==> flow/design.v <==
`timescale 1ns / 1ps
module mac(
    input [15:0] in,
    input [15:0] w,
    input [15:0] b,
    output [15:0] out
    );
wire [15:0] d;
assign d = w * in;
assign out = d + b;
endmodule
`timescale 1ns / 1ps
module mux(
    input [15:0] A,
    input [15:0] B,
    input reset,
    input sel,
    output reg [15:0] out
    );
    always @(*) begin
        if(reset)
            out =0;
        else begin
            if(sel)
                out=A;
            else
                out=B;
        end
    end
endmodule
`timescale 1ns / 1ps
module register(
    input clk,
    input reset,
    input [15:0] in,
    output [15:0] out
    );
reg [15:0] data;
assign out[15:0] = data[15:0];
always @(posedge clk) begin
	if (reset) begin
		data[15:0] <= 16'b0000000000000000;
	end
	else begin
		data[15:0] <= in[15:0];
	end
end
endmodule
`timescale 1ns / 1ps
module shift_reg #(
    parameter pool=0,
    parameter M=28,
    parameter P=2,
    parameter K=3
)
(
  input clk,
  input reset,
  input [15:0] data_in,
  output [15:0] data_out
);
localparam D = (pool)?M-P+1:M-K;
reg [D-1:0] hr_0; reg [D-1:0] hr_1; reg [D-1:0] hr_2; reg [D-1:0] hr_3;
reg [D-1:0] hr_4; reg [D-1:0] hr_5; reg [D-1:0] hr_6; reg [D-1:0] hr_7;
reg [D-1:0] hr_8; reg [D-1:0] hr_9; reg [D-1:0] hr_10; reg [D-1:0] hr_11;
reg [D-1:0] hr_12; reg [D-1:0] hr_13; reg [D-1:0] hr_14; reg [D-1:0] hr_15;
always @ (posedge clk) begin
    if(reset) begin
        hr_0 [D-1:0] <= 0;
        hr_1 [D-1:0] <= 0;
        hr_2 [D-1:0] <= 0;
        hr_3 [D-1:0] <= 0;
        hr_4 [D-1:0] <= 0;
        hr_5 [D-1:0] <= 0;
        hr_6 [D-1:0] <= 0;
        hr_7 [D-1:0] <= 0;
        hr_8 [D-1:0] <= 0;
        hr_9 [D-1:0] <= 0;
        hr_10 [D-1:0] <=0;
        hr_11 [D-1:0] <= 0;
        hr_12 [D-1:0] <= 0;
        hr_13 [D-1:0] <= 0;
        hr_14 [D-1:0] <= 0;
        hr_15 [D-1:0] <= 0;
    end
    else begin
        hr_0 [D-1:0] <= {hr_0[D-2:0], data_in[0]};
        hr_1 [D-1:0] <= {hr_1[D-2:0], data_in[1]};
        hr_2 [D-1:0] <= {hr_2[D-2:0], data_in[2]};
        hr_3 [D-1:0] <= {hr_3[D-2:0], data_in[3]};
        hr_4 [D-1:0] <= {hr_4[D-2:0], data_in[4]};
        hr_5 [D-1:0] <= {hr_5[D-2:0], data_in[5]};
        hr_6 [D-1:0] <= {hr_6[D-2:0], data_in[6]};
        hr_7 [D-1:0] <= {hr_7[D-2:0], data_in[7]};
        hr_8 [D-1:0] <= {hr_8[D-2:0], data_in[8]};
        hr_9 [D-1:0] <= {hr_9[D-2:0], data_in[9]};
        hr_10 [D-1:0] <= {hr_10[D-2:0], data_in[10]};
        hr_11 [D-1:0] <= {hr_11[D-2:0], data_in[11]};
        hr_12 [D-1:0] <= {hr_12[D-2:0], data_in[12]};
        hr_13 [D-1:0] <= {hr_13[D-2:0], data_in[13]};
        hr_14 [D-1:0] <= {hr_14[D-2:0], data_in[14]};
        hr_15 [D-1:0] <= {hr_15[D-2:0], data_in[15]};
    end
end
assign data_out[0] = hr_0[D-1]; assign data_out[1] = hr_1[D-1];
assign data_out[2] = hr_2[D-1]; assign data_out[3] = hr_3[D-1];
assign data_out[4] = hr_4[D-1]; assign data_out[5] = hr_5[D-1];
assign data_out[6] = hr_6[D-1]; assign data_out[7] = hr_7[D-1];
assign data_out[8] = hr_8[D-1]; assign data_out[9] = hr_9[D-1];
assign data_out[10] = hr_10[D-1]; assign data_out[11] = hr_11[D-1];
assign data_out[12] = hr_12[D-1]; assign data_out[13] = hr_13[D-1];
assign data_out[14] = hr_14[D-1]; assign data_out[15] = hr_15[D-1];
endmodule
`timescale 1ns / 1ps
module max_data(
    input [15:0] A,
    input [15:0] B,
    output reg [15:0] Y
    );
    always @(*) begin
        if(A>B)
            Y = A;
        else
            Y = B;
    end
endmodule
`timescale 1ns / 1ps
module conv_final #(
	parameter N=28,
	parameter M=28,
	parameter K=3,
	parameter P=2,
	parameter P_stride=2,
	parameter K_stride=2,
	parameter pool=0
) (
    	input clk,
    	input reset,
    	input [15:0] pxl_in,
		input i_data_valid,
		input [(K*K*16)-1:0]i_kernel_data,
   		output [15:0] pxl_out,
		output reg o_data_valid
    );
	wire [15:0] reg_00,reg_01,reg_02,sr_0;
	wire[15:0] reg_10, reg_11,reg_12,sr_1;
	wire[15:0] reg_20, reg_21,reg_22;
	wire [15:0] wire_00; wire [15:0] wire_01; wire [15:0] wire_02;
	wire [15:0] wire_10; wire [15:0] wire_11; wire [15:0] wire_12;
	wire [15:0] wire_20; wire [15:0] wire_21; wire [15:0] wire_22;
	wire signed [15:0] kernel [(K*K)-1:0];
	genvar i;
	generate
		for(i=0;i<(K*K);i=i+1) begin
			assign kernel[i] = i_kernel_data[16*(i)+:16];
		end
	endgenerate
	wire sel_1,sel_2,sel_3;
	wire [15:0] out_1,out_2,out_3,out_4,out_5,out_6,out_7,out_8,out_9;
	mux M1 (.A(pxl_in),.B(16'd0),.reset(reset),.sel(sel_1),.out(out_1));
	mac mac_00(out_1, kernel[0], 16'd0, wire_00);
	register r_00(clk, reset, wire_00, reg_00); 
	mux M2 (.A(pxl_in),.B(16'd0),.reset(reset),.sel(sel_2),.out(out_2));
	mac mac_01(out_2, kernel[1], reg_00, wire_01); 
	register r_01(clk, reset, wire_01, reg_01); 
	mux M3 (.A(pxl_in),.B(16'd0),.reset(reset),.sel(sel_3),.out(out_3));
	mac mac_02(out_3, kernel[2], reg_01, wire_02); 
	register r_02(clk, reset, wire_02, reg_02); 
	shift_reg #(.pool(0),.M(M),.K(K),.P(P)) row_1(.clk(clk),.reset(reset), .data_in(reg_02), .data_out(sr_0));
	mux M4 (.A(pxl_in),.B(16'd0),.reset(reset),.sel(sel_1),.out(out_4));
	mac mac_10(out_4, kernel[3], sr_0, wire_10); 
	register r_10(clk, reset, wire_10, reg_10); 
	mux M5 (.A(pxl_in),.B(16'd0),.reset(reset),.sel(sel_2),.out(out_5));
	mac mac_11(out_5, kernel[4], reg_10, wire_11); 
	register r_11(clk, reset, wire_11, reg_11); 
	mux M6 (.A(pxl_in),.B(16'd0),.reset(reset),.sel(sel_3),.out(out_6));
	mac mac_12(out_6, kernel[5], reg_11, wire_12); 
	register r_12(clk, reset, wire_12, reg_12); 
	shift_reg #(.pool(0),.M(M),.K(K),.P(P)) row_2(.clk(clk),.reset(reset), .data_in(reg_12), .data_out(sr_1));
	mux M7 (.A(pxl_in),.B(16'd0),.reset(reset),.sel(sel_1),.out(out_7));
	mac mac_20(out_7, kernel[6], sr_1, wire_20); 
	register r_20(clk, reset, wire_20, reg_20); 
	mux M8 (.A(pxl_in),.B(16'd0),.reset(reset),.sel(sel_2),.out(out_8));
	mac mac_21(out_8, kernel[7], reg_20, wire_21); 
	register r_21(clk, reset, wire_21, reg_21); 
	mux M9 (.A(pxl_in),.B(16'd0),.reset(reset),.sel(sel_3),.out(out_9));
	mac mac_22(out_9, kernel[8], reg_21, wire_22); 
	register r_22(clk, reset, wire_22, reg_22); 
	assign pxl_out = reg_22;	
	reg [9:0] counter;
	reg [$clog2(M)-1:0] col;
	reg [$clog2(M*M)-1:0] count_valid;
	always @(posedge clk) begin
		if ((reset == 1) | (!i_data_valid)) begin
			counter <= 0;
			col <= 0;
		end else begin
			counter <= counter + 1;
			if (col == M-1)
				col <= 0;
			else
				col <= col + 1;
		end
	end
	always @(posedge clk) begin
		if(reset) begin
		    count_valid <= 0;
			o_data_valid <= 1'b0;
		end
		else begin
			if(o_data_valid) begin
				count_valid <= count_valid+1;
				if(count_valid == (M*M)-1) begin
				    o_data_valid <= 1'b0;
				    count_valid <= 0;
				end
			end
			else if (i_data_valid && (counter == ((M*(K-1))/2)+((K-1)/2))) begin
				o_data_valid <= 1'b1;
			end
		end
	end
	assign sel_1 = i_data_valid & (col != M-1);
	assign sel_2 = i_data_valid;
	assign sel_3 = i_data_valid & (col != 0);
endmodule
`timescale 1ns / 1ps
module max_pooling #(
    parameter N=28,
	parameter M=28,
	parameter K=3,
	parameter P=2,
	parameter P_stride=2,
	parameter K_stride=2,
	parameter pool=1
    ) (
        input clk,
        input reset,
        input [15:0] pixel_in,
        input i_data_valid,
        output [15:0] o_max_pooled_pixel,
        output o_data_valid
    );
    wire [15:0] wire_1,reg1,sr_out,wire_2,reg2;
    register R1 (.clk(clk),.reset(reset),.in(pixel_in),.out(reg1));
    max_data M1(.A(pixel_in),.B(reg1),.Y(wire_1));
    shift_reg #(.M(M),.K(K),.pool(pool),.P(P)) LD1 (.clk(clk),.reset(reset),.data_in(wire_1),.data_out(sr_out));
    max_data M2(.A(sr_out),.B(pixel_in),.Y(wire_2));
    register R2 (.clk(clk),.reset(reset),.in(wire_2),.out(reg2));
    max_data M3(.A(pixel_in),.B(reg2),.Y(o_max_pooled_pixel));
    reg [$clog2(M)-1:0] col;
    reg row_odd;
    always@(posedge clk) begin
        if(reset | !(i_data_valid)) begin
            col <= 0;
            row_odd <= 1'b0;
        end
        else begin
            if(col == M-1) begin
                col <= 0;
                row_odd <= ~row_odd;
            end
            else begin
                col <= col+1;
            end
        end
    end
    assign o_data_valid = i_data_valid & row_odd & col[0];
endmodule
`timescale 1ns / 1ps
module cnn_layer1 (
    input          clk,
    input          reset,
    input  [15:0]  pxl_in,
    input          i_data_valid,
    input  [143:0] i_kernel_data,
    output [15:0]  conv_out,
    output         conv_valid,
    output [15:0]  pool_out,
    output         pool_valid
);
    conv_final #(
        .N(28), .M(28), .K(3), .P(2), .P_stride(2), .K_stride(1), .pool(0)
    ) C1 (
        .clk(clk),
        .reset(reset),
        .pxl_in(pxl_in),
        .i_data_valid(i_data_valid),
        .i_kernel_data(i_kernel_data),
        .pxl_out(conv_out),
        .o_data_valid(conv_valid)
    );
    max_pooling #(
        .N(28), .M(28), .K(3), .P(2), .P_stride(2), .K_stride(1), .pool(1)
    ) MP1 (
        .clk(clk),
        .reset(reset),
        .pixel_in(conv_out),
        .i_data_valid(conv_valid),
        .o_max_pooled_pixel(pool_out),
        .o_data_valid(pool_valid)
    );
endmodule
; From RTL to reports: cnn_layer1
; Tool output for the design above before and after an edit, in the order of the flow.
; "orig" refers to lines of the RTL above, "edited" to lines of the edited file.
; "change" is "edited" less "orig", of the values as shown.
; Operators: Yosys type, input widths -> output width; for muxes data width and select width s.
; Library cell names are shortened.
; Not given: n/a
[setup]
design = cnn_layer1
clock = clk
lib = sky130hd
corner = tt_025C_1v80

; The edit
; Unified diff, file above to edited file.
; The edited RTL no longer does the same as the RTL above: the edit was made by script, with no optimisation intended.
; begin of diff
@@ -210,5 +210,5 @@
 		else begin
 			if(o_data_valid) begin
-				count_valid <= count_valid+1;
+				count_valid <= count_valid-1;
 				if(count_valid == (M*M)-1) begin
 				    o_data_valid <= 1'b0;
; end of diff

; Word-level counts
; Counts by Yosys on the flattened word-level netlist (proc, flatten, opt, wreduce; memories kept). Register bits leave out memories and registers merged into their read ports (data or address); mux counts leave out enables and synchronous resets folded into registers. Print and check cells are left out. Cells with the same type and inputs are merged into one.
[bits]
columns = item, orig, edited, change
row1 = regBits, 1440, 1440, 0
row2 = latch_bits, 0, 0, 0
row3 = ram_bits, 0, 0, 0
row4 = rom_bits, 0, 0, 0
row5 = clocked_rd_ports_x_width, 0, 0, 0
row6 = n_memories, 0, 0, 0
row7 = out_inout_bits, 34, 34, 0
row8 = wordCells, 120, 120, 0
[op_classes]
columns = item, orig, edited, change
row1 = addsub, 12, 12, 0
row2 = n_mul, 9, 9, 0
row3 = div, 0, 0, 0
row4 = compare, 3, 3, 0
row5 = eq_ne, 5, 5, 0
row6 = shifts, 0, 0, 0
row7 = muxes, 13, 13, 0
row8 = logic, 7, 7, 0
row9 = reduce_logical, 6, 6, 0
[ops]
columns = cell, orig, edited, change
row1 = $add 10x1->10 const B, 2, 1, -1
row2 = $sub 10x1->10 const B, 0, 1, 1
row3 = $mul 16x16->16, 9, 9, 0
row4 = $mux 16, 9, 9, 0
row5 = $add 16x16->16, 8, 8, 0
row6 = $and 1x1->1, 4, 4, 0
row7 = $gt 16x16->1, 3, 3, 0
row8 = $mux 1, 3, 3, 0
row9 = $add 5x1->5 const B, 2, 2, 0
row10 = $eq 5x5->1 const B, 2, 2, 0
row11 = $logic_not 1->1, 2, 2, 0
row12 = $or 1x1->1, 2, 2, 0
row13 = $reduce_or 2->1, 2, 2, 0
row14 = $eq 10x10->1 const B, 1, 1, 0
row15 = $eq 10x5->1 const B, 1, 1, 0
row16 = $logic_and 1x1->1, 1, 1, 0
row17 = $mux 10, 1, 1, 0
row18 = $ne 5x5->1 const B, 1, 1, 0
row19 = $not 1->1, 1, 1, 0
row20 = $reduce_bool 5->1, 1, 1, 0

; Logic depth
; Yosys ltp: most cells in a row. Word level: on the elaborated netlist, between registers, memories and ports. Mapped: between sequential cells and ports; inverters and the memories' decode and read muxes count.
[logic_depth]
columns = item, orig, edited, change
row1 = depth_word, 6, 6, 0
row2 = abc_area, 0, 0, n/a
row3 = mapped_depth, 28, 27, -1
row4 = ltp_nobuf, 25, 25, 0

; Synthesis result
; Yosys stat after the flow's synthesis: flattened, memories mapped to cells. It holds for the ABC_AREA given above (unset counts as 0); a run with the other value may have another netlist.
[mapped]
columns = item, orig, edited, change
row1 = stdcells, 8143, 8103, -40
row2 = area_um2, 79882.9, 79603.8, -279.1
row3 = ffs, 1440, 1440, 0
row4 = buffers, 402, 392, -10
[by_type]
columns = type, orig, edited, change
row1 = and3_1, 253, 209, -44
row2 = and2_1, 213, 255, 42
row3 = xor2_1, 83, 101, 18
row4 = inv_1, 1370, 1357, -13
row5 = buf_2, 35, 23, -12
row6 = a21oi_1, 67, 76, 9
row7 = o21a_1, 24, 33, 9
row8 = nor2b_1, 1306, 1299, -7
row9 = nand3_1, 33, 26, -7
row10 = mux2_2, 10, 17, 7
row11 = mux2_1, 7, 0, -7
row12 = a211oi_1, 9, 3, -6
row13 = nor2_1, 193, 188, -5
row14 = o21ai_1, 6, 1, -5
row15 = o31a_1, 5, 0, -5
row16 = and2_0, 1, 6, 5
row17 = clkbuf_1, 344, 348, 4
row18 = a31oi_1, 9, 5, -4
; The list need not be complete.
; The figures by module come from a second, unflattened synthesis with its own total; it is not the netlist above.
[unflattened]
columns = item, orig, edited, change
row1 = cells_unflattened, 8509, 8506, -3
row2 = area_unflattened_um2, 83820.4, 83898.0, 77.6
; Each row is one instance without its submodules.
[modules_orig]
columns = mod, n_inst, cells, mod_area_um2, seq_area_um2
row1 = mac, 9, 530, 4391.7, 0.0
row2 = shift_reg, 2, 860, 10800.4, 8007.7
row3 = shift_reg, 1, 928, 11705.0, 8648.3
row4 = register, 11, 33, 464.2, 320.3
row5 = mux, 9, 36, 260.2, 0.0
row6 = max_data, 3, 79, 685.7, 0.0
row7 = conv_final, 1, 142, 1248.7, 520.5
row8 = max_pooling, 1, 25, 235.2, 120.1
row9 = cnn_layer1, 1, 0, 0.0, 0.0
[modules_edited]
columns = mod, n_inst, cells, mod_area_um2, seq_area_um2
row1 = mac, 9, 530, 4405.5, 0.0
row2 = shift_reg, 2, 860, 10800.4, 8007.7
row3 = shift_reg, 1, 928, 11705.0, 8648.3
row4 = register, 11, 33, 464.2, 320.3
row5 = mux, 9, 36, 260.2, 0.0
row6 = max_data, 3, 79, 685.7, 0.0
row7 = conv_final, 1, 139, 1202.4, 520.5
row8 = max_pooling, 1, 25, 235.2, 120.1
row9 = cnn_layer1, 1, 0, 0.0, 0.0

; Worst setup path after synthesis
; Path of least setup slack by OpenSTA after synthesis, without wires, with an ideal clock, recovery checks aside; 20% of the period is set as input and as output delay. Where synthesis merged equal registers, the netlist keeps one of their names.
[synth_path]
columns = item, orig, edited, change
row1 = kind, input to register, input to register, n/a
row2 = start, input reset, input i_data_valid, n/a
row3 = end, register C1.r_10.data[15], register C1.r_12.data[15], n/a
row4 = tclk_ns, 8.0, 8.0, 0.0
row5 = setup_time_ns, 0.065, 0.071, 0.006
row6 = launch_ns, 1.600, 1.600, 0.000
row7 = arrival_time_ns, 7.390, 7.481, 0.091
row8 = t_required_ns, 7.935, 7.929, -0.006
row9 = path_slack_ns, 0.545, 0.448, -0.097
row10 = delay_ns, 5.855, 5.952, 0.097
row11 = path_stages, 25, 26, 1
row12 = n_path_buf, 5, 4, -1
row13 = synth_period_reached_ns, 7.455, 7.552, 0.097
; "delay_ns" is the arrival time less input delay plus setup time.
; "path_stages": output pins that drive a net of the path, with the launching flip-flop's if there is one; two outputs of one cell count as two.
; "synth_period_reached_ns" = period - worst setup slack (recovery checks aside). The figure is calculated, with input and output delays left at 20% of the set period.
; The rows between start and end are the longest chain of elaborated cells between them; the timing report does not say that the signal goes this way. Where chains are equally long, one stands for them.
; Each line given opens the expression or statement behind the cell; cells for indexed reads and writes are added by Yosys, which also makes memories of some case tables.
[synth_via_orig]
path_cell_list = buf_2 -> nand2b_1 -> clkbuf_1 -> nor2_1 -> clkbuf_1 -> and2_1 -> clkbuf_1 -> buf_2 -> nand2_1 -> fa_1 -> fa_1 -> inv_1 -> fa_1 -> fa_1 -> fa_1 -> inv_1 -> fa_1 -> inv_1 -> ha_1 -> a21o_1 -> nand3_1 -> nand2_1 -> a211oi_1 -> xnor3_1 -> nor2_1
elab_chain_len = 3
cells_between = 3
lines_between = 3
[synth_lines_orig]
columns = item, line
row1 = from (decl), 273  ; input          reset,
row2 = $mux 16, 21  ; if(reset)
row3 = $mul 16x16->16, 9  ; assign d = w * in;
row4 = $add 16x16->16, 10  ; assign out = d + b;
row5 = to (assign), 42  ; data[15:0] <= 16'b0000000000000000;
row6 = to (assign), 45  ; data[15:0] <= in[15:0];
row7 = to (decl), 38  ; reg [15:0] data;
[synth_via_edited]
path_cell_list = buf_6 -> and2b_1 -> clkbuf_1 -> and2_1 -> buf_2 -> nor2b_1 -> clkbuf_1 -> and2_1 -> fa_1 -> inv_1 -> fa_1 -> inv_1 -> fa_1 -> inv_1 -> fa_1 -> inv_1 -> fa_1 -> inv_1 -> fa_1 -> inv_1 -> ha_1 -> or3_1 -> or3_1 -> o22a_1 -> or3_1 -> a21oi_1
elab_chain_len = 5
cells_between = 5
lines_between = 5
[synth_lines_edited]
columns = item, line
row1 = from (decl), 275  ; input          i_data_valid,
row2 = $and 1x1->1, 225  ; assign sel_3 = i_data_valid & (col != 0);
row3 = $mux 16, 24  ; if(sel)
row4 = $mux 16, 21  ; if(reset)
row5 = $mul 16x16->16, 9  ; assign d = w * in;
row6 = $add 16x16->16, 10  ; assign out = d + b;
row7 = to (assign), 42  ; data[15:0] <= 16'b0000000000000000;
row8 = to (assign), 45  ; data[15:0] <= in[15:0];
row9 = to (decl), 38  ; reg [15:0] data;

; Path in the finished layout
; Path of least setup slack in the final report of the runs of pair 1 (OpenROAD, finished layout, wires in). Where an end is a register, its clock arrival counts in the times.
[layout_path]
columns = item, orig, edited, change
row1 = kind, input to register, input to register, n/a
row2 = start, input i_data_valid, input i_data_valid, n/a
row3 = end, register C1.r_22.data[15], register C1.r_22.data[15], n/a
row4 = tclk_ns, 8.0, 8.0, 0.0
row5 = setup_time_ns, 0.13, 0.14, 0.01
row6 = launch_ns, 1.60, 1.60, 0.00
row7 = arrival_time_ns, 7.91, 7.84, -0.07
row8 = t_required_ns, 8.65, 8.63, -0.02
row9 = path_slack_ns, 0.75, 0.79, 0.04
row10 = path_stages, 22, 26, 4
row11 = n_path_buf, 2, 4, 2
; The rows between start and end are the longest chain of elaborated cells between them; the timing report does not say that the signal goes this way. Where chains are equally long, one stands for them.
[layout_via_orig]
path_cell_list = clkdlybuf4s50_1 -> nor2b_4 -> and2_1 -> nor2b_1 -> buf_12 -> nand2_1 -> fa_1 -> inv_1 -> fa_1 -> inv_1 -> fa_1 -> fa_1 -> fa_1 -> fa_1 -> xnor2_1 -> xnor2_1 -> xnor2_1 -> xnor2_1 -> a21oi_1 -> nor3_1 -> o21ai_1 -> nor3b_1
elab_chain_len = 5
cells_between = 5
lines_between = 5
[layout_lines_orig]
columns = item, line
row1 = from (decl), 275  ; input          i_data_valid,
row2 = $and 1x1->1, 225  ; assign sel_3 = i_data_valid & (col != 0);
row3 = $mux 16, 24  ; if(sel)
row4 = $mux 16, 21  ; if(reset)
row5 = $mul 16x16->16, 9  ; assign d = w * in;
row6 = $add 16x16->16, 10  ; assign out = d + b;
row7 = to (assign), 42  ; data[15:0] <= 16'b0000000000000000;
row8 = to (assign), 45  ; data[15:0] <= in[15:0];
row9 = to (decl), 38  ; reg [15:0] data;
[layout_via_edited]
path_cell_list = clkdlybuf4s50_1 -> buf_12 -> and3b_2 -> nor2b_2 -> buf_4 -> buf_4 -> and2_1 -> fa_1 -> inv_1 -> fa_1 -> inv_1 -> fa_1 -> inv_1 -> fa_1 -> inv_1 -> fa_1 -> inv_1 -> fa_1 -> inv_1 -> ha_1 -> a21o_1 -> a21o_1 -> a31oi_1 -> o21ai_0 -> xnor2_1 -> nor2_1
elab_chain_len = 5
cells_between = 5
lines_between = 5
[layout_lines_edited]
columns = item, line
row1 = from (decl), 275  ; input          i_data_valid,
row2 = $and 1x1->1, 225  ; assign sel_3 = i_data_valid & (col != 0);
row3 = $mux 16, 24  ; if(sel)
row4 = $mux 16, 21  ; if(reset)
row5 = $mul 16x16->16, 9  ; assign d = w * in;
row6 = $add 16x16->16, 10  ; assign out = d + b;
row7 = to (assign), 42  ; data[15:0] <= 16'b0000000000000000;
row8 = to (assign), 45  ; data[15:0] <= in[15:0];
row9 = to (decl), 38  ; reg [15:0] data;

; Layout results
; Runs of the flow (Yosys, OpenROAD) on both versions; the two runs of a pair have the same settings. The constraints put input and output delay at 20% of the set period each and load the outputs with 0.01 pF.
[flow_settings_pair_1]
CORE_UTILIZATION = 40
period_ns = 8.0
CAP_MARGIN = 20
CORE_MARGIN = 2
SLEW_MARGIN = 20
[results_pair_1]
columns = item, orig, edited, change
row1 = ys_area_um2, 79882.9, 79603.8, -279.1
row2 = die_um2, 203297.0, 202595.0, -702.0
row3 = final_util_pct, 45.5, 46.0, 0.5
row4 = setup_worst_slack_ns, 0.748, 0.791, 0.043
row5 = final_setup_tns_ns, 0.000, 0.000, 0.000
row6 = ws_hold_ns, 0.410, 0.420, 0.010
row7 = power.total_mw, 19.918, 20.027, 0.109
row8 = period_less_ws_ns, 7.252, 7.209, -0.043
[flow_settings_pair_2]
ABC_AREA = 1
CAP_MARGIN = 5
CELL_PAD_IN_SITES_DETAIL_PLACEMENT = 1
CELL_PAD_IN_SITES_GLOBAL_PLACEMENT = 1
CORE_ASPECT_RATIO = 0.66
CORE_MARGIN = 4
CORE_UTILIZATION = 28
GPL_ROUTABILITY_DRIVEN = 0
MAX_ROUTING_LAYER = met5
PLACE_DENSITY = 0.45
SETUP_SLACK_MARGIN = 1.71
period_ns = 6.33
SLEW_MARGIN = 20
[results_pair_2]
columns = item, orig, edited, change
row1 = ys_area_um2, 81829.7, 81152.8, -676.9
row2 = die_um2, 301150.0, 298695.0, -2455.0
row3 = final_util_pct, 36.4, 36.5, 0.1
row4 = setup_worst_slack_ns, 0.138, 0.016, -0.122
row5 = final_setup_tns_ns, 0.000, 0.000, 0.000
row6 = ws_hold_ns, 0.344, 0.356, 0.012
row7 = power.total_mw, 27.623, 28.058, 0.435
row8 = period_less_ws_ns, 6.192, 6.314, 0.122
; "period_less_ws_ns": clock period set for the run, less the worst setup slack. It is reckoned from that one timing run; input and output delays stay at 20% of the period that was set.
; By "power.total_mw" is meant OpenSTA's value without simulated activity: inputs other than the clock are taken to toggle once in ten clock periods, and the tool carries that through the logic.
